==> flow/design.v <==
`timescale 1ns / 1ps
module alu(
        oe,
        opcode,
        in1,
        in2,
        carry,
        out,
        flags
    );
parameter width = 16;
parameter flags_width = 5;
input                       oe;
input [3:0]                 opcode;
input [width-1 : 0]         in1;
input [width-1 : 0]         in2;
input                       carry;
output[width-1 : 0]         out;
output[flags_width-1 : 0]   flags;   
reg [width-1 : 0]           result;
reg                         p, s, z, o, c;
always @(*) begin
    case(opcode)
        0: begin
            {c, result} = in1 + in2 + carry;
            o = (in1[width-1] == in2[width-1]) && (in1[width-1] != result[width-1]);
        end
        1: begin
            {c, result} = in1 - in2 - carry;
            o = (in1[width-1] != in2[width-1]) && (in1[width-1] != result[width-1]);
        end
        2: begin
            {c, result} = in2 - in1 - carry;
            o = (in2[width-1] != in1[width-1]) && (in2[width-1] != result[width-1]);
        end
        4: begin
            result = in1 & in2;
            c = 0;
            o = 0;
        end
        5: begin
            result = in1 | in2;
            c = 0;
            o = 0;
        end
        6: begin
            result = in1 ^ in2;
            c = 0;
            o = 0;
        end
        3: begin
            result = ~(in1 | in2);
            c = 0;
            o = 0;
        end
        7: begin
            result = (in1 << 1) | (in2 << 1);
            c = in1[width-1] | in2[width - 1];
            o = result[width-1] != c;
        end
        8: begin
            result = (in1 >> 1) | (in2 >> 1);
            c = in1[0] | in2[0];
            o = in1[width-1] | in2[width-1];
        end
        9: begin
            result = {in1[width-1], in1[width-1:1]} | {in2[width-1], in2[width-1:1]};
            c = in1[0] | in2[0];
            o = 0;
        end
        default: begin
            result = 0;
            c = 0;
            o = 0;
        end
    endcase
    z = result == 0;
    s = result[width-1];
    p = ~^result;
end
assign out = oe ? result : 0;
assign flags = {p, s, z, o, c};
endmodule
`timescale 1ns / 1ps
module bus(
        alu_in,
        ram_in,
        ram_out,
        io_in,
        io_out,
        regs_in,
        regs_out,
        cp_in,
        cp_out,
        ind_in,
        ind_out,
        am_out,
        aie_out,
        t1_out,
        t2_out,
        offset_in,
        ri_out,
        disp_out
    );
parameter width = 16;
input [width-1 : 0] alu_in;
input [width-1 : 0] ram_in;
input [width-1 : 0] io_in;
input [width-1 : 0] regs_in;
input [width-1 : 0] cp_in;
input [width-1 : 0] ind_in;
input [width-1 : 0] offset_in;
output[width-1 : 0] am_out;
output[width-1 : 0] aie_out;
output[width-1 : 0] t1_out;
output[width-1 : 0] t2_out;
output[width-1 : 0] ri_out;
output[width-1 : 0] ram_out;
output[width-1 : 0] io_out;
output[width-1 : 0] regs_out;
output[width-1 : 0] cp_out;
output[width-1 : 0] ind_out;
output[width-1 : 0] disp_out;
wire [width-1 : 0]  bus;
assign bus = alu_in | ram_in | io_in | regs_in | cp_in | ind_in | offset_in;
assign am_out = bus;
assign aie_out = bus;
assign ram_out = bus;
assign io_out = bus;
assign regs_out = bus;
assign cp_out = bus;
assign ind_out = bus;
assign t1_out = bus;
assign t2_out = bus;
assign ri_out = bus;
assign disp_out = bus;
endmodule
`timescale 1ns / 1ps
module register(
        clk,
        rst,
        oe,
        we,
        in,
        out,
        disp_out
    );
parameter width = 16;
input               clk;
input               rst;
input               oe;
input               we;
input [width-1 : 0] in;
output[width-1 : 0] out;
output[width-1 : 0] disp_out;
reg [width-1 : 0]   data;
always @(posedge clk) begin
    if(rst)
        data <= 0;
    else if(we)
        data <= in;
end
assign out = oe ? data : 0;
assign disp_out = data;
endmodule
`timescale 1ns / 1ps
module registers(
        clk,
        oe,
        we,
        addr,
        in,
        out,
        disp_addr,
        disp_out
    );
parameter width = 16;
parameter depth = 8;
parameter addr_width = 3;
input clk;
input oe;
input we;
input [addr_width-1 : 0]    addr;
input [width-1 : 0]         in;
output[width-1 : 0]         out;
input [addr_width-1 : 0]    disp_addr;
output[width-1 : 0]         disp_out;
reg [width-1 : 0]           regs[depth-1 : 0];
always @(posedge clk) begin
    if(we)
        regs[addr] <= in;
end
assign out = oe ? regs[addr] : 0;
assign disp_out = regs[disp_addr];
endmodule
`timescale 1ns / 1ps
module uc(
        clk,
        rst,
        ri,
        ind,
        regs_addr,
        regs_oe,
        regs_we,
        alu_oe,
        alu_carry,
        alu_opcode,
        ram_oe,
        ram_we,
        io_oe,
        io_we,
        cp_oe,
        cp_we,
        ind_sel,
        ind_oe,
        ind_we,
        am_oe,
        am_we,
        aie_oe,
        aie_we,
        t1_oe,
        t1_we,
        t2_oe,
        t2_we,
        ri_oe,
        ri_we,
        disp_state
    );
parameter word_width =          16;
parameter state_width =         16;
input                           clk;
input                           rst;
input [word_width-1 : 0]        ri;
input [word_width-1 : 0]        ind;
output reg                      alu_oe;
output reg                      alu_carry;
output reg[3 : 0]               alu_opcode;
output reg                      ram_oe;
output reg                      ram_we;
output reg                      io_oe;
output reg                      io_we;
output reg[2 : 0]               regs_addr;
output reg                      regs_oe;
output reg                      regs_we;
output reg                      cp_oe;
output reg                      cp_we;
output reg                      ind_sel;         
output reg                      ind_oe;
output reg                      ind_we;
output reg                      am_oe;
output reg                      am_we;
output reg                      aie_oe;
output reg                      aie_we;
output reg                      t1_oe;
output reg                      t1_we;
output reg                      t2_oe;
output reg                      t2_we;
output reg                      ri_oe;           
output reg                      ri_we;
output[state_width-1 : 0]       disp_state;
wire [0:6]                      cop;
wire                            d;
wire [0:1]                      mod;
wire [0:2]                      rg;
wire [0:2]                      rm;
wire [0:3]							  jump_val;
assign jump_val = {ri[4], ri[5], ri[6], ri[7]};
assign cop  = {ri[0], ri[1], ri[2], ri[3], ri[4], ri[5], ri[6]};
assign d    = {ri[7]};
assign mod  = {ri[8], ri[9]};
assign rg   = {ri[10], ri[11], ri[12]};
assign rm   = {ri[13], ri[14], ri[15]};
reg [state_width-1 : 0] state, state_next;
reg [state_width-1 : 0] decoded_src, decoded_src_next;       
reg [state_width-1 : 0] decoded_dst, decoded_dst_next;       
reg [state_width-1 : 0] decoded_exec, decoded_exec_next;     
reg [state_width-1 : 0] decoded_store, decoded_store_next;   
reg decoded_d, decoded_d_next;                               
always @(posedge clk) begin
    state <= 'h00;
    if(!rst) begin
        state <= state_next;
        if(state == 'h20) begin
            decoded_src <= decoded_src_next;
            decoded_dst <= decoded_dst_next;
            decoded_exec <= decoded_exec_next;
            decoded_store <= decoded_store_next;
            decoded_d <= decoded_d_next;
        end
    end
end
always @(*) begin
    state_next = 'h00;
    decoded_src_next = 'h00;
    decoded_dst_next = 'h00;
    decoded_exec_next = 'h00;
    decoded_store_next = 'h00;
    decoded_d_next = 0;
    alu_oe = 0;
    alu_carry = 0;
    alu_opcode = 0;
    ram_oe = 0;
    ram_we = 0;
    io_oe = 0;
    io_we = 0;
    regs_addr = 0;
    regs_oe = 0;
    regs_we = 0;
    cp_oe = 0;
    cp_we = 0;
    ind_sel = 0;
    ind_oe = 0;
    ind_we = 0;
    am_oe = 0;
    am_we = 0;
    aie_oe = 0;
    aie_we = 0;
    t1_oe = 0;
    t1_we = 0;
    t2_oe = 0;
    t2_we = 0;
    ri_oe = 0;
    ri_we = 0;
    case(state)
        'h00: begin
            state_next = 'h10;
        end
        'h10: begin
            cp_oe = 1;
            am_we = 1;
            state_next = 'h10 + 1;
        end
        'h10 + 'd1: begin
            am_oe = 1;
            state_next = 'h10 + 2;
        end
        'h10 + 'd2: begin
            ram_oe = 1;
            ri_we = 1;
            state_next = 'h20;
        end
        'h20: begin
				if(cop[1] == 0)begin		 
					if(cop[3] == 0) begin	 
						if(cop[0] == 0) begin	 
							if(cop[2] == 0) begin	 
								if(cop[5] == 1)begin				 
									decoded_d_next      = d;
									decoded_dst_next    = (mod == 2'b11) || (d == 1) ? 'h50 : 'h54;
									decoded_exec_next   = 'h60;
									decoded_src_next    = (cop[0:6] == 7'b0000011 && mod != 2'b11) ? 'h130 : ((mod == 2'b11) || (d == 1) ? 'h50 : 'h54);
									decoded_store_next  = (mod == 2'b11) || (d == 1) ? 'h70 : 'h74;
								end
								else begin							 
									decoded_d_next      = d;
									decoded_dst_next    = (mod == 2'b11) || (d == 1) ? 'h50 : 'h54;
									decoded_exec_next   = 'h60;
									decoded_src_next    = (cop[4:6]== 3'b101 && mod != 2'b11) ? 'h60 : ((mod == 2'b11) || (d == 0) ? 'h40 : 'h44);
									decoded_store_next  =  cop[4:6]== 3'b101 ? 'h10 : ((mod == 2'b11) || (d == 1) ? 'h70 : 'h74);
								end
							end
							if(cop[2] == 1) begin	 
								if(cop[5] == 1)begin				 
									decoded_d_next      = d;
									decoded_dst_next    = (mod == 2'b11) || (d == 1) ? 'h50 : 'h54;
									decoded_exec_next   = 'h60;
									decoded_src_next    = 'h110;
									decoded_store_next  = (mod == 2'b11) || (d == 1) ? 'h70 : 'h74;
								end
								else begin							 
									decoded_d_next      = d;
									decoded_dst_next    = (mod == 2'b11) || (d == 1) ? 'h50 : 'h54;
									decoded_exec_next   = 'h60;
									decoded_src_next    = 'h110;
									decoded_store_next  =  cop[4:6]== 3'b101 ? 'h10 : ((mod == 2'b11) || (d == 1) ? 'h70 : 'h74);
								end
							end
						end
						if(cop[0] == 1) begin	 
									decoded_d_next      = d;
									decoded_dst_next    = (mod == 2'b11) || (d == 1) ? 'h50 : 'h54;
									decoded_exec_next   = 'h60;
									decoded_src_next    = (cop[0:6] == 7'b1000011 && mod != 2'b11) ? 'h160 : ((mod == 2'b11) || (d == 1) ? 'h50 : 'h54);
									decoded_store_next  = 'h80;
						end
					end
					if(cop[3] == 1) begin	 
						if(cop[0] == 0) begin	 
							if(cop[2] == 0) begin	 
								 decoded_d_next      = 0;
								 decoded_dst_next    = mod == 2'b11 ? 'h50 : 'h54;
								 decoded_src_next    = mod == 2'b11 ? 'h40 : 'h44;
								 decoded_exec_next   = 'h60;
								 decoded_store_next  = mod == 2'b11 ? 'h70 : 'h74; 
							end
						end
						if(cop[0] == 1) begin	 
							if(cop[2] == 0) begin	 
								decoded_src_next	  = 'h60;
							end
						end
					end
				end
				if(cop[1] == 1)begin		 
					if(cop[3] == 0) begin	 
						if(cop[0] == 0) begin	 
							if(cop[2] == 0) begin	 
								decoded_d_next      = d;
								decoded_dst_next    = (mod == 2'b11) || (d == 1) ? 'h50 : 'h54;
								decoded_src_next    = (mod == 2'b11) || (d == 0) ? 'h40 : 'h44;
								decoded_exec_next   = 'h64;
								decoded_store_next  = 'h80 ; 
							end
							if(cop[2] == 1) begin	 
								decoded_d_next      = d;
								decoded_dst_next    = (mod == 2'b11) || (d == 1) ? 'h50 : 'h54; 
								decoded_src_next    = 'h110;
								decoded_exec_next   = 'h64;
								decoded_store_next  = 'h80 ;
							end
						end
					end
					if(cop[3] == 1) begin	 
						if(cop[0] == 0) begin	 
							if(cop[2] == 0) begin	 
								decoded_d_next      = d;
								decoded_dst_next    = (mod == 2'b11) || (d == 1) ? 'h50 : 'h54;	 
								decoded_src_next    = (mod == 2'b11) || (d == 0) ? 'h40 : 'h44;
								decoded_exec_next   = 'h64;
								decoded_store_next  = (mod == 2'b11) || (d == 1) ? 'h70 : 'h74;	 
							end
							if(cop[2] == 1) begin	 
								decoded_d_next      = d;
								decoded_dst_next    = (mod == 2'b11) || (d == 1) ? 'h50 : 'h54; 
								decoded_src_next    = 'h110;
								decoded_exec_next   = 'h64;
								decoded_store_next  = (mod == 2'b11) || (d == 1) ? 'h70 : 'h74;
							end
						end
					end
				end			
					case(mod)
						 2'b00: begin
							  state_next = rm[0] ? 'h34 : 'h30;
						 end
						 2'b11: begin
							  state_next = decoded_src_next;
						 end
						 2'b10: begin
							  state_next = 'h90;
						 end
					endcase
        end
		  'h150:begin
				regs_addr = 3;
				regs_oe = 1;
				t2_we = 1;
				state_next = 'h150 + 1;
		  end
		  'h150 + 'd1:begin
				t1_oe = 0;
				t2_oe = 1;
				alu_opcode = 2;
				alu_carry = 1;
				alu_oe = 1;
				regs_addr = 3;
				regs_we = 1;
				t2_we = 1;
				am_we = 1;
				state_next = 'h150 + 2;
		  end
		  'h150 +'d2:begin
				am_oe = 1;
				ind_oe = 1;
				ram_we = 1;
				state_next = 'h120 + 3;
		  end
		  'h120:begin
				regs_addr = 3;
				regs_oe = 1;
				t2_we = 1;
				state_next = 'h120 + 1;
		  end
		  'h120 + 'd1:begin
				t1_oe = 0;
				t2_oe = 1;
				alu_opcode = 2;
				alu_carry = 1;
				alu_oe = 1;
				regs_addr = 3;
				regs_we = 1;
				t2_we = 1;
				am_we = 1;
				state_next = 'h120 + 2;
		  end
		  'h120 +'d2:begin
				am_oe = 1;
				t1_oe = 1;
				t2_oe = 0;
				alu_opcode = 5;
				alu_oe = 1;
				ram_we = 1;
				state_next = 'h120 + 3;
		  end
		  'h120+'d3:begin
				state_next = 'h80;
		  end
		  'h160:begin
				regs_addr = 3;
				regs_oe = 1;
				am_we = 1;
				t2_we = 1;
				state_next = 'h160 +1;
			end	
		  'h160 + 'd1:begin
				t2_oe = 1;
				alu_opcode = 0;
				alu_carry = 1;
				alu_oe = 1;
				regs_addr = 3;
				regs_we = 1;
				am_oe = 1;
				state_next = 'h160+2;
			end
		  'h160+ 'd2:begin
				ram_oe = 1;
				ind_we = 1;
				state_next = decoded_store;
			end
		  'h130:begin
				regs_addr = 3;
				regs_oe = 1;
				am_we = 1;
				t2_we = 1;
				state_next = 'h130 +1;
			end
			'h130 + 'd1:begin
				t1_oe = 0;
				t2_oe = 1;
				alu_opcode = 0;
				alu_carry = 1;
				alu_oe = 1;
				regs_addr = 3;
				regs_we = 1;
				am_oe = 1;
				state_next = 'h130+2;
			end
			'h130+ 'd2:begin
				ram_oe = 1;
				t2_we = 1;
				if(mod == 2'b11)
					state_next = 'h130+4;
				else
					state_next = 'h130+3;
			end
			'h130+ 'd3:begin
				t1_oe = 1;
				t2_oe = 0;
				alu_opcode = 5;
				alu_oe = 1;
				am_we = 1;
				state_next = 'h130+4;
			end
			'h130+ 'd4:begin
				t1_oe = 0;
				t2_oe = 1;
				alu_opcode = 5;
				alu_oe = 1;
				t1_we = 1;
				state_next = decoded_store;
			end
		  'h90: begin
				cp_oe = 1;
				t1_we = 1;
				state_next = 'h90 + 1;
		  end
		  'h90 + 'd1: begin
				t1_oe = 1;
            t2_oe = 0;
            alu_carry = 1;
            alu_opcode = 0;
				alu_oe = 1;
				cp_we = 1;
				state_next = rm[0] ? 'h34 : 'h30;
		  end
		  'h34: begin
            regs_addr = rm;
            regs_oe = 1;
            if(decoded_d)
                t2_we = 1;
            else
                t1_we = 1;
            if(mod == 2'b10)
					state_next = 'h100;
				else
					if(cop[2] == 1)
						state_next = 'h110;
					else
						state_next = decoded_src;
        end
		  'h30: begin
            regs_addr = rm[1] ? 7 : 6;
            regs_oe = 1;
            t1_we = 1;
            state_next = 'h30 + 1;
        end
        'h30 + 'd1: begin
            regs_addr = rm[2] ? 5 : 4;
            regs_oe = 1;
            t2_we = 1;
            state_next = 'h30 + 2;
        end
        'h30 + 'd2: begin
            t1_oe = 1;
            t2_oe = 1;
            alu_carry = 0;
            alu_opcode = 0;
            alu_oe = 1;
            if(decoded_d)
                t2_we = 1;
            else
                t1_we = 1;
				if(mod == 2'b10)
					state_next = 'h100;
				else
					if(cop[2] == 1)
						state_next = 'h110;
					else
						state_next = decoded_src;
        end
		  'h100: begin
				cp_oe = 1;
            am_we = 1;
				state_next = 'h100 + 1;
		  end
		  'h100 + 'd1: begin
				am_oe = 1;
				state_next = 'h100 + 2;
		  end
		  'h100 + 'd2: begin
				ram_oe = 1;
				if(decoded_d)
                t1_we = 1;
            else
                t2_we = 1;
				state_next = 'h100 + 3;
		  end
		  'h100 + 'd3: begin
				t1_oe = 1;
            t2_oe = 1;
            alu_carry = 0;
            alu_opcode = 0;
            alu_oe = 1;
            if(decoded_d)
                t2_we = 1;
            else
                t1_we = 1;
				if(cop[2] == 1)
					state_next = 'h110;
				else	
					state_next = decoded_src;
		  end
		  'h110: begin
				cp_oe = 1;
				t2_we = 1;
				state_next = 'h110 + 1;
		  end
		  'h110 + 'd1: begin
				t1_oe = 0;
				t2_oe = 1;
				alu_carry = 1;
            alu_opcode = 0;
				alu_oe = 1;
				cp_we = 1;
				state_next = 'h110 + 2;
		  end
		  'h110 + 'd2: begin
				cp_oe = 1;
				am_we = 1;
				state_next = 'h110 + 3;
		  end
		  'h110 + 'd3: begin
				am_oe = 1;
				state_next = 'h110 + 4;
		  end
		  'h110 + 'd4: begin
				ram_oe = 1;
				if(decoded_d)
                t1_we = 1;
            else
                t2_we = 1;
				state_next = decoded_dst;
		  end
        'h40: begin
            regs_addr = decoded_d ? rm : rg;
            regs_oe = 1;
            t2_we = 1;
            state_next = decoded_dst;
        end
        'h44: begin
            t1_oe = 0;
            t2_oe = 1;
            alu_opcode = 5;
            alu_oe = 1;
            am_we = 1;
            state_next = 'h44 + 1;
        end
        'h44 + 'd1: begin
            am_oe = 1;
            state_next = 'h44 + 2;
        end
        'h44 + 'd2: begin
            ram_oe = 1;
            t2_we = 1;
            state_next = decoded_dst;
        end
        'h50: begin
            regs_addr = decoded_d ? rg : rm;
            regs_oe = 1;
            t1_we = 1;
				if(cop[0:6] == 2)
					state_next = 'h120;
				else	if(cop[0:6] == 3)
					state_next = 'h130;
				else	if(cop[0:6] == 7'b1000010)
					state_next = 'h150;
				else	if(cop[0:6] == 7'b1000011)
					state_next = 'h160;
				else
					state_next = decoded_exec;
        end
        'h54: begin
            t1_oe = 1;
            t2_oe = 0;
            alu_opcode = 5;
            alu_oe = 1;
            am_we = 1;
            state_next = 'h54 + 1;
        end
        'h54 + 'd1: begin
            am_oe = 1;
            state_next = 'h54 + 2;
        end
        'h54 + 'd2: begin
            ram_oe = 1;
            t1_we = 1;
				if(cop[0:6] == 2)
					state_next = 'h120;
				else	if(cop[0:6] == 3)
					state_next = 'h130;
				else	if(cop[0:6] == 7'b1000010)
					state_next = 'h150;
				else	if(cop[0:6] == 7'b1000011)
					state_next = 'h160;
				else
					state_next = decoded_exec;
        end
        'h60: begin
					if(cop[0] == 0) begin  
						if(cop[3] == 1) begin
							t1_oe = 1;
							case(cop[4:6])
								 3'b000: begin                                
									  alu_carry = 1;
									  alu_opcode = 0;
								 end
								 3'b001: begin                                
									  alu_carry = 1;
									  alu_opcode = 1;
								 end
								 3'b010: begin                                
									  alu_carry = 0;
									  alu_opcode = 2;
								 end
								 3'b011: begin                                
									  alu_opcode = 3;
								 end
								 3'b100: alu_opcode = 7;                   
								 3'b101: alu_opcode = 8;                   
								 3'b110: alu_opcode = 9;                   
							endcase
							ind_sel = 1;
							ind_we = 1;
						end
						else begin
							case(cop[4:6])
								3'b000: begin												 
									t2_oe = 1;
									alu_opcode = 5;
								end
								3'b101:begin												 
									t1_oe = 1;
									alu_opcode = 5;
									cp_we = 1;
								end
							endcase
						end
						alu_oe = 1;
						t1_we = 1;
						state_next = decoded_store;
					end
					else begin 
						case(jump_val)
							4'b0000: begin									 
								if( (ind[4] | ind[2]) == 1 )
									state_next = 'h140;
								else state_next = 'h80;
							end
							4'b0001: begin									 
								if( ind[3] == 1 )
									state_next = 'h140;
								else state_next = 'h80;
							end
							4'b0010: begin									 
								if( ((ind[1]^ind[3]) | ind[2]) == 1 )
									state_next = 'h140;
								else state_next = 'h80;
							end
							4'b0011: begin									 
								if( (ind[1]^ind[3]) == 1 )
									state_next = 'h140;
								else state_next = 'h80;
							end
							4'b0100: begin									 
								if( ind[2] == 1 )
									state_next = 'h140;
								else state_next = 'h80;
							end
							4'b0101: begin									 
								if( ind[1] == 1 )
									state_next = 'h140;
								else state_next = 'h80;
							end
							4'b0110: begin									 
								if( ind[3] == 1 )
									state_next = 'h140;
								else state_next = 'h80;
							end
							4'b0111: begin									 
								if( ind[4] == 1 )
									state_next = 'h140;
								else state_next = 'h80;
							end
							4'b1000: begin									 
								if( (ind[4] | ind[2] ) == 0 )
									state_next = 'h140;
								else state_next = 'h80;
							end
							4'b1001: begin									 
								if( ind[0] == 0 )
									state_next = 'h140;
								else state_next = 'h80;
							end
							4'b1010: begin									 
								if( ((ind[1]^ind[3]) | ind[2]) == 0 )
									state_next = 'h140;
								else state_next = 'h80;
							end
							4'b1011: begin									 
								if( (ind[1]^ind[3]) == 0 )
									state_next = 'h140;
								else state_next = 'h80;
							end
							4'b1100: begin									 
								if( ind[2] == 0 )
									state_next = 'h140;
								else state_next = 'h80;
							end
							4'b1101: begin									 
								if( ind[1] == 0 )
									state_next = 'h140;
								else state_next = 'h80;
							end
							4'b1110: begin									 
								if( ind[3] == 0 )
									state_next = 'h140;
								else state_next = 'h80;
							end
							4'b1111: begin									 
								if( ind[4] == 0 )
									state_next = 'h140;
								else state_next = 'h80;
							end
						endcase
					end
        end
        'h64: begin
            t1_oe = 1;
            t2_oe = 1;
            case(cop[4:6])
                3'b000: begin                                
                    alu_carry = 0;
                    alu_opcode = 0;
                end
                3'b001: begin                                
                    alu_carry = ind[0];
                    alu_opcode = 0;
                end
                3'b010: begin                                
                    alu_carry = 0;
                    alu_opcode = 1;
                end
                3'b011: begin                                
                    alu_carry = ind[0];
                    alu_opcode = 1;
                end
                3'b100: alu_opcode = 4;                   
                3'b101: alu_opcode = 5;                    
                3'b110: alu_opcode = 6;                   
            endcase
            alu_oe = 1;
            t1_we = 1;
            ind_sel = 1;
            ind_we = 1;
            state_next = decoded_store;
        end
		  'h140:begin
				cp_oe = 1;
				t1_we = 1;
				state_next = 'h140 + 1;
		  end
		  'h140 + 'd1:begin
				ri_oe = 1;
				t2_we = 1;
				state_next = 'h140 + 2;
		  end
		  'h140 + 'd2:begin
				t1_oe = 1;
				t2_oe = 1;
				alu_opcode = 0;
				alu_carry = 0;
				alu_oe = 1;
				cp_we = 1;
				state_next = 'h10;
		  end
        'h70: begin
            t1_oe = 1;
            t2_oe = 0;
            alu_opcode = 5;
            alu_oe = 1;
            regs_addr = decoded_d ? rg : rm;
            regs_we = 1;
            state_next = 'h80;
        end
        'h74: begin
            t1_oe = 1;
            t2_oe = 0;
            alu_opcode = 5;
            alu_oe = 1;
            am_oe = 1;
            ram_we = 1;
            state_next = 'h74 + 1;
        end
        'h74 + 'd1: begin
            state_next = 'h80;
        end
        'h80: begin
            cp_oe = 1;
            t1_we = 1;
            state_next = 'h80 + 1;
        end
        'h80 + 'd1: begin
            t1_oe = 1;
            cp_we = 1;
            alu_oe = 1;
            alu_carry = 1;
            alu_opcode = 0;
            state_next = 'h10;
        end
        default: ;
    endcase
end
assign disp_state = state;
endmodule
`timescale 1ns / 1ps
module calc_didactic(
        clk,
        rst,
        mem_addr,
        mem_we,
        mem_wdata,
        mem_rdata
    );
parameter addr_width = 10;
parameter word_width = 16;
input                       clk;
input                       rst;
output[addr_width-1 : 0]    mem_addr;
output                      mem_we;
output[word_width-1 : 0]    mem_wdata;
input [word_width-1 : 0]    mem_rdata;
wire[word_width-1 : 0]      disp_cp, disp_ind, disp_am, disp_aie, disp_t1, disp_t2, disp_ri, disp_mag;
wire[word_width-1 : 0]      disp_state, disp_reg_data;
wire[word_width-1 : 0]      io_in;
wire                        io_oe, io_we;
wire                        cp_oe;
wire                        cp_we;
wire[word_width-1 : 0]      cp_in;
wire[word_width-1 : 0]      cp_out;
register #(word_width) cp(clk, rst, cp_oe, cp_we, cp_in, cp_out, disp_cp);
wire                        ind_oe;
wire                        ind_we;
wire[word_width-1 : 0]      ind_in;
wire[word_width-1 : 0]      ind_out;
register #(word_width) ind(clk, rst, ind_oe, ind_we, ind_in, ind_out, disp_ind);
wire                        am_oe;
wire                        am_we;
wire[word_width-1 : 0]      am_in;
wire[word_width-1 : 0]      am_out;
register #(word_width) am(clk, rst, am_oe, am_we, am_in, am_out, disp_am);
wire                        aie_oe;
wire                        aie_we;
wire[word_width-1 : 0]      aie_in;
wire[word_width-1 : 0]      aie_out;
register #(word_width) aie(clk, rst, aie_oe, aie_we, aie_in, aie_out, disp_aie);
wire                        t1_oe;
wire                        t1_we;
wire[word_width-1 : 0]      t1_in;
wire[word_width-1 : 0]      t1_out;
register #(word_width) t1(clk, rst, t1_oe, t1_we, t1_in, t1_out, disp_t1);
wire                        t2_oe;
wire                        t2_we;
wire[word_width-1 : 0]      t2_in;
wire[word_width-1 : 0]      t2_out;
register #(word_width) t2(clk, rst, t2_oe, t2_we, t2_in, t2_out, disp_t2);
wire                        ri_oe;
wire                        ri_we;
wire[word_width-1 : 0]      ri_in;
wire[word_width-1 : 0]      ri_out;
register #(word_width) ri(clk, rst, ri_oe, ri_we, ri_in, ri_out, disp_ri);
wire                        alu_oe;
wire[3 : 0]                 alu_opcode;
wire                        alu_carry;
wire[word_width-1 : 0]      alu_out;
wire[4 : 0]                 alu_flags;
alu #(word_width, 5) alu(alu_oe, alu_opcode, t1_out, t2_out, alu_carry, alu_out, alu_flags);
wire                        ram_oe;
wire                        ram_we;
wire[word_width-1 : 0]      ram_in;
wire[word_width-1 : 0]      ram_out;
assign mem_addr = am_out[addr_width-1 : 0];
assign mem_we = ram_we;
assign mem_wdata = ram_in;
assign ram_out = ram_oe ? mem_rdata : 0;
wire                        regs_oe;
wire                        regs_we;
wire[2 : 0]                 regs_addr;
wire[word_width-1 : 0]      regs_in;
wire[word_width-1 : 0]      regs_out;
registers #(word_width) regs(clk, regs_oe, regs_we, regs_addr, regs_in, regs_out, 3'b000, disp_reg_data);
wire                        ind_sel;
wire[word_width-1 : 0]      ind_mag;
assign ind_in = ind_sel ? alu_flags : ind_mag;
wire[word_width-1 : 0]      offset_out;
assign offset_out = {{8{ri_out[8]}}, ri_out[8], ri_out[9], ri_out[10], ri_out[11], ri_out[12], ri_out[13], ri_out[14], ri_out[15]};
bus #(word_width) mag(alu_out, ram_out, ram_in, {word_width{1'b0}}, io_in, regs_out, regs_in, cp_out, cp_in, ind_out, ind_mag, am_in, aie_in, t1_in, t2_in, offset_out, ri_in, disp_mag);
uc #(word_width) uc(clk, rst, disp_ri, disp_ind, regs_addr, regs_oe, regs_we, alu_oe, alu_carry, alu_opcode, ram_oe, ram_we, io_oe, io_we, cp_oe, cp_we, ind_sel, ind_oe, ind_we, am_oe, am_we, aie_oe, aie_we, t1_oe, t1_we, t2_oe, t2_we, ri_oe, ri_we, disp_state);
endmodule
==> Tool chain data of calc_didactic <==
The steps from the RTL of calc_didactic to its reports follow in flow order.
Line numbers count from 1 in the design file above.
Operators: Yosys type, input widths -> output width; for muxes data width and select width s.
Library cell names are shortened.
{ "design": {"top": "calc_didactic", "clk_port": "clk", "cell_library": "sky130hd", "lib_corner": "tt_025C_1v80"} }

==> After elaboration <==
Source: Yosys, flattened and elaborated, memories not mapped. Widths are those after wreduce. Registers that Yosys merges into a memory's read port (data or address) are not register bits. Print and check cells do not count.
Yosys's memory passes give these memory sizes; they may raise the number of words (mostly to a power of two), join words into wider ones and drop unused or constant bits.
{ "op_classes": {"reduce_logical": 53, "eq_ne": 99, "n_addsub": 6, "n_mux": 159, "logic": 19} }
{ "op_table": {"columns": ["cell", "count"], "rows": [
  ["$mux 16", 67],
  ["$pmux 16 s42", 1],
  ["$eq 16x9->1 const B", 27],
  ["$pmux 16 s15", 1],
  ["$eq 16x7->1 const B", 13],
  ["$pmux 16 s10", 1],
  ["$mux 9", 15],
  ["$or 16x16->16", 8],
  ["$eq 32x1->1 const B", 3],
  ["$logic_not 32->1", 3],
  ["$eq 16x6->1 const B", 5],
  ["$eq 16x8->1 const B", 4],
  ["$eq 16x5->1 const B", 3],
  ["$pmux 16 s3", 1],
  ["$eq 4x4->1 const B", 10],
  ["$mux 1", 40],
  ["$mux 3", 12],
  ["$sub 16x16->17", 2],
  ["$sub 17x1->17", 2],
  ["$logic_not 16->1", 2],
  ["$or 32x1->32", 1],
  ["$eq 4x3->1 const B", 8],
  ["$reduce_or 7->1", 4],
  ["$reduce_or 2->1", 13],
  ["$pmux 4 s6", 1],
  ["$reduce_or 11->1", 2],
  ["$reduce_or 10->1", 2],
  ["$reduce_or 18->1", 1]
]} }
Not listed: further kinds 44, cells in them 84.
{ "word_totals": {"regBits": 171, "mem_count": 1, "input_bits": 18, "ramBits": 128, "output_inout_bits": 27, "wordCells": 349} }
{ "memory_table": {"columns": ["name", "size", "word_bits", "rd", "wr", "line", "source"], "rows": [
  ["regs.regs", 8, 16, 1, 1, 188, "reg [width-1 : 0]           regs[depth-1 : 0];"]
]} }

==> Longest topological paths <==
Yosys ltp: most cells in a row. Word level: on the elaborated netlist, between registers, memories and ports. Mapped: between sequential cells and ports; inverters and the memories' decode and read muxes count.
{ "logic_depth": {"ltp_word": 22, "abc_area": 0, "mapped_depth": 29, "ltp_nobuf": 24} }

==> Mapped cells and area <==
Source: synth_stat.txt of the flow (Yosys; design flattened, memories mapped). It holds for the ABC_AREA given above (unset counts as 0); a run with the other value may have another netlist.
{ "types": {"columns": ["cell", "count", "type_area_um2"], "rows": [
  ["edfxtp_1", 141, 4.23E+03],
  ["dfxtp_1", 98, 1.96E+03],
  ["ha_1", 96, 1.2E+03],
  ["nand2_1", 221, 829.546],
  ["nor2_1", 164, 615.59],
  ["a211oi_1", 77, 578.054],
  ["a21oi_1", 98, 490.47],
  ["inv_1", 103, 386.621],
  ["o21ai_0", 74, 370.355],
  ["mux4_2", 13, 292.781],
  ["nand3_1", 53, 265.254],
  ["clkbuf_1", 70, 262.752],
  ["xnor2_1", 29, 253.994],
  ["mux2i_1", 23, 230.221],
  ["and2_1", 31, 193.936],
  ["nor3_1", 38, 190.182],
  ["o211ai_1", 23, 172.666],
  ["a21o_1", 22, 165.158]
]} }
Not listed: further types 97, cells in them 459.
{ "synth_totals": {"buf_cells": 121, "seqArea_um2": 6195.9, "stdcells": 1833, "yosys_area_um2": 16478.3, "flip_flops": 239} }
The figures by module come from a second, unflattened synthesis with its own total; it is not the netlist above.
{ "hier_totals": {"cells_unflattened": 2119, "area_unflattened_um2": 19582.5} }
Rows give one instance, submodules left out.
{ "by_module": {"columns": ["mod", "n_inst", "mod_area_um2", "seq_area_um2", "n_cells"], "rows": [
  ["registers (width=16)", 1, 6138.4, 3843.7, 361],
  ["alu", 1, 4355.4, 0.0, 638],
  ["register (width=16)", 6, 684.4, 320.3, 69],
  ["uc (word_width=16)", 1, 3265.6, 550.5, 462],
  ["bus (width=16)", 1, 1441.4, 0.0, 208],
  ["calc_didactic", 1, 275.3, 0.0, 36]
]} }

==> Path before layout <==
Path of least setup slack by OpenSTA after synthesis, without wires, with an ideal clock, recovery checks aside; 20% of the period is set as input and as output delay. Where synthesis merged equal registers, the netlist keeps one of their names.
{ "synth_timing": {"kind": "register to output", "start": "register uc.state[2]", "end": "output mem_wdata[15]", "launch_ns": 0.000, "arrival_ns": 4.994, "path_stages": 22, "t_required_ns": 8.000, "clock_period_ns": 10.0, "path_buffers": 5, "slack_ns": 3.006, "delay_ns": 4.994, "output_delay_ns": 2.000, "period_less_setup_slack_ns": 6.994} }
"delay_ns" = arrival - input delay + setup time.
A path that ends at an output port has no setup time.
"path_stages": output pins that drive a net of the path, with the launching flip-flop's if there is one; two outputs of one cell count as two.
"period_less_setup_slack_ns" = period - worst setup slack (recovery checks aside). The figure is calculated, with input and output delays left at 20% of the set period.
Between the ends stands the longest chain of elaborated cells between them, by number of cells; it is not shown to be the way that was timed. Of several equally long chains one is given.
Each line given opens the expression or statement behind the cell; cells for indexed reads and writes are added by Yosys, which also makes memories of some case tables.
{ "synth_via": {"cell_sequence": "dfxtp_1 -> buf_4 -> buf_4 -> or4_1 -> clkbuf_1 -> nor4_1 -> a211o_1 -> or2_2 -> buf_2 -> buf_1 -> nand2_1 -> ha_1 -> inv_1 -> ha_1 -> a21o_1 -> a21o_1 -> a21o_1 -> or3b_2 -> o221ai_1 -> xnor2_2 -> a211oi_4 -> o21bai_1", "elab_chain_cells": 13, "cells_between": 103, "classes_between": "add/sub: 6; eq/ne: 53; mux: 20; logic: 11; reduce/logical: 12; memory: 1"} }
{ "synth_rtl": {"columns": ["item", "line", "source"], "rows": [
  ["from (decl)", 273, "reg [state_width-1 : 0] state, state_next;"],
  ["from (assign)", 280, "state <= 'h00;"],
  ["from (assign)", 282, "state <= state_next;"],
  ["$eq 16x9->1", 324, "case(state)"],
  ["$reduce_or 11->1", null, null],
  ["$pmux 1 s2", 324, null],
  ["$mux 16", 163, "assign out = oe ? data : 0;"],
  ["$sub 16x16->17", 33, "{c, result} = in2 - in1 - carry;"],
  ["$sub 17x1->17", 33, null],
  ["$pmux 16 s10", 23, "case(opcode)"],
  ["$mux 16", 81, "assign out = oe ? result : 0;"],
  ["$or 16x16->16 x5", 125, "assign bus = alu_in | ram_in | io_in | regs_in | cp_in | ind_in | offset_in;"],
  ["to (decl)", 990, "output[word_width-1 : 0]    mem_wdata;"]
]} }

==> Path in the finished layout <==
From the final timing report of run A: the path of least setup slack in the routed layout; clock arrival at registers is part of the times.
{ "layout_timing": {"kind": "register to output", "start": "register uc.state[1]", "end": "output mem_wdata[14]", "path_stages": 25, "arrival_ns": 5.02, "path_buffers": 7, "t_required_ns": 4.50, "output_delay_ns": 1.13, "launch_ns": 0.53, "clock_period_ns": 5.63, "slack_ns": -0.51} }
Between the ends stands the longest chain of elaborated cells between them, by number of cells; it is not shown to be the way that was timed. Of several equally long chains one is given.
{ "layout_via": {"cell_sequence": "dfxtp_4 -> buf_6 -> nor4_4 -> buf_4 -> nand4_1 -> o22a_1 -> o21a_1 -> buf_4 -> fa_2 -> inv_2 -> fa_2 -> nand2_1 -> a21o_1 -> a21oi_1 -> buf_4 -> buf_4 -> o21ai_2 -> a31oi_2 -> xor2_1 -> o221ai_1 -> a221oi_2 -> buf_4 -> o221a_4 -> inv_4 -> buf_6", "elab_chain_cells": 13, "cells_between": 104, "classes_between": "add/sub: 6; eq/ne: 53; mux: 20; logic: 12; reduce/logical: 12; memory: 1"} }
{ "layout_rtl": {"columns": ["item", "line", "source"], "rows": [
  ["from (decl)", 273, "reg [state_width-1 : 0] state, state_next;"],
  ["from (assign)", 280, "state <= 'h00;"],
  ["from (assign)", 282, "state <= state_next;"],
  ["$eq 16x9->1", 324, "case(state)"],
  ["$reduce_or 11->1", null, null],
  ["$pmux 1 s2", 324, null],
  ["$mux 16", 163, "assign out = oe ? data : 0;"],
  ["$sub 16x16->17", 33, "{c, result} = in2 - in1 - carry;"],
  ["$sub 17x1->17", 33, null],
  ["$pmux 16 s10", 23, "case(opcode)"],
  ["$mux 16", 81, "assign out = oe ? result : 0;"],
  ["$or 16x16->16 x5", 125, "assign bus = alu_in | ram_in | io_in | regs_in | cp_in | ind_in | offset_in;"],
  ["to (decl)", 990, "output[word_width-1 : 0]    mem_wdata;"]
]} }

--- measured runs ---
Measured results for calc_didactic: 4 stored runs of the Yosys and OpenROAD flow on sky130hd. The settings differ; the order carries no meaning. The constraints put input and output delay at 20% of the set period each and load the outputs with 0.01 pF.
"achievedPeriod_ns" is the run's clock period less its worst setup slack. It is reckoned from that one timing run; input and output delays stay at 20% of the period that was set.
"worstPathTime_ns": the worst setup path's part of the clock period (all of it between registers, 20% less for each end at a port) less its slack. A launch clock that arrives late makes it longer, a capture clock that arrives late makes it shorter.
"fin_power_uw" is the tool's figure for a default switching activity; nothing was simulated.
[
  {
    "run": "run A",
    "settings": { "CORE_ASPECT_RATIO": 1.57, "CORE_MARGIN": 7, "CORE_UTILIZATION": 40, "CTS_CLUSTER_DIAMETER": 395, "PLACE_DENSITY": 0.65, "period_ns": 5.63, "CAP_MARGIN": 20, "SLEW_MARGIN": 20 },
    "results": { "fin_power_uw": 4120, "setup_ws_ns": -0.512, "worstPathTime_ns": 5.02, "worstPathKind": "register to output", "ys_area_um2": 16478.3, "worst_hold_slack_ns": 0.459, "die_area_um2": 47219.4, "achievedPeriod_ns": 6.142, "fin_util_pct": 54.6 }
  },
  {
    "run": "run B",
    "settings": { "ABC_AREA": 1, "CELL_PAD_IN_SITES_DETAIL_PLACEMENT": 1, "CORE_ASPECT_RATIO": 1.57, "CORE_MARGIN": 7, "CORE_UTILIZATION": 43, "CTS_CLUSTER_DIAMETER": 395, "MAX_ROUTING_LAYER": "met4", "MIN_ROUTING_LAYER": "met1", "PLACE_DENSITY": 0.65, "period_ns": 5.63, "CAP_MARGIN": 20, "SLEW_MARGIN": 20 },
    "results": { "fin_power_uw": 3852, "setup_ws_ns": -0.210, "worstPathTime_ns": 4.71, "worstPathKind": "register to output", "ys_area_um2": 16623.4, "worst_hold_slack_ns": 0.483, "die_area_um2": 44501.6, "achievedPeriod_ns": 5.840, "fin_util_pct": 56.5 }
  },
  {
    "run": "run C",
    "settings": { "ABC_AREA": 1, "CAP_MARGIN": 5, "CORE_UTILIZATION": 52, "GPL_ROUTABILITY_DRIVEN": 1, "HOLD_SLACK_MARGIN": 0.12, "MIN_ROUTING_LAYER": "met1", "PLACE_DENSITY_LB_ADDON": 0.2, "SETUP_SLACK_MARGIN": -0.31, "SLEW_MARGIN": 5, "period_ns": 7.85, "CORE_MARGIN": 2 },
    "results": { "fin_power_uw": 2674, "setup_ws_ns": 0.048, "worstPathTime_ns": 6.23, "worstPathKind": "register to output", "ys_area_um2": 16623.4, "worst_hold_slack_ns": 0.466, "die_area_um2": 33414.0, "achievedPeriod_ns": 7.802, "fin_util_pct": 57.5 }
  },
  {
    "run": "run D",
    "settings": { "CORE_UTILIZATION": 40, "period_ns": 9.41, "CAP_MARGIN": 20, "CORE_MARGIN": 2, "SLEW_MARGIN": 20 },
    "results": { "fin_power_uw": 2412, "setup_ws_ns": 0.312, "worstPathTime_ns": 7.22, "worstPathKind": "register to output", "ys_area_um2": 16478.3, "worst_hold_slack_ns": 0.455, "die_area_um2": 42834.5, "achievedPeriod_ns": 9.098, "fin_util_pct": 45.1 }
  }
]
--- end ---
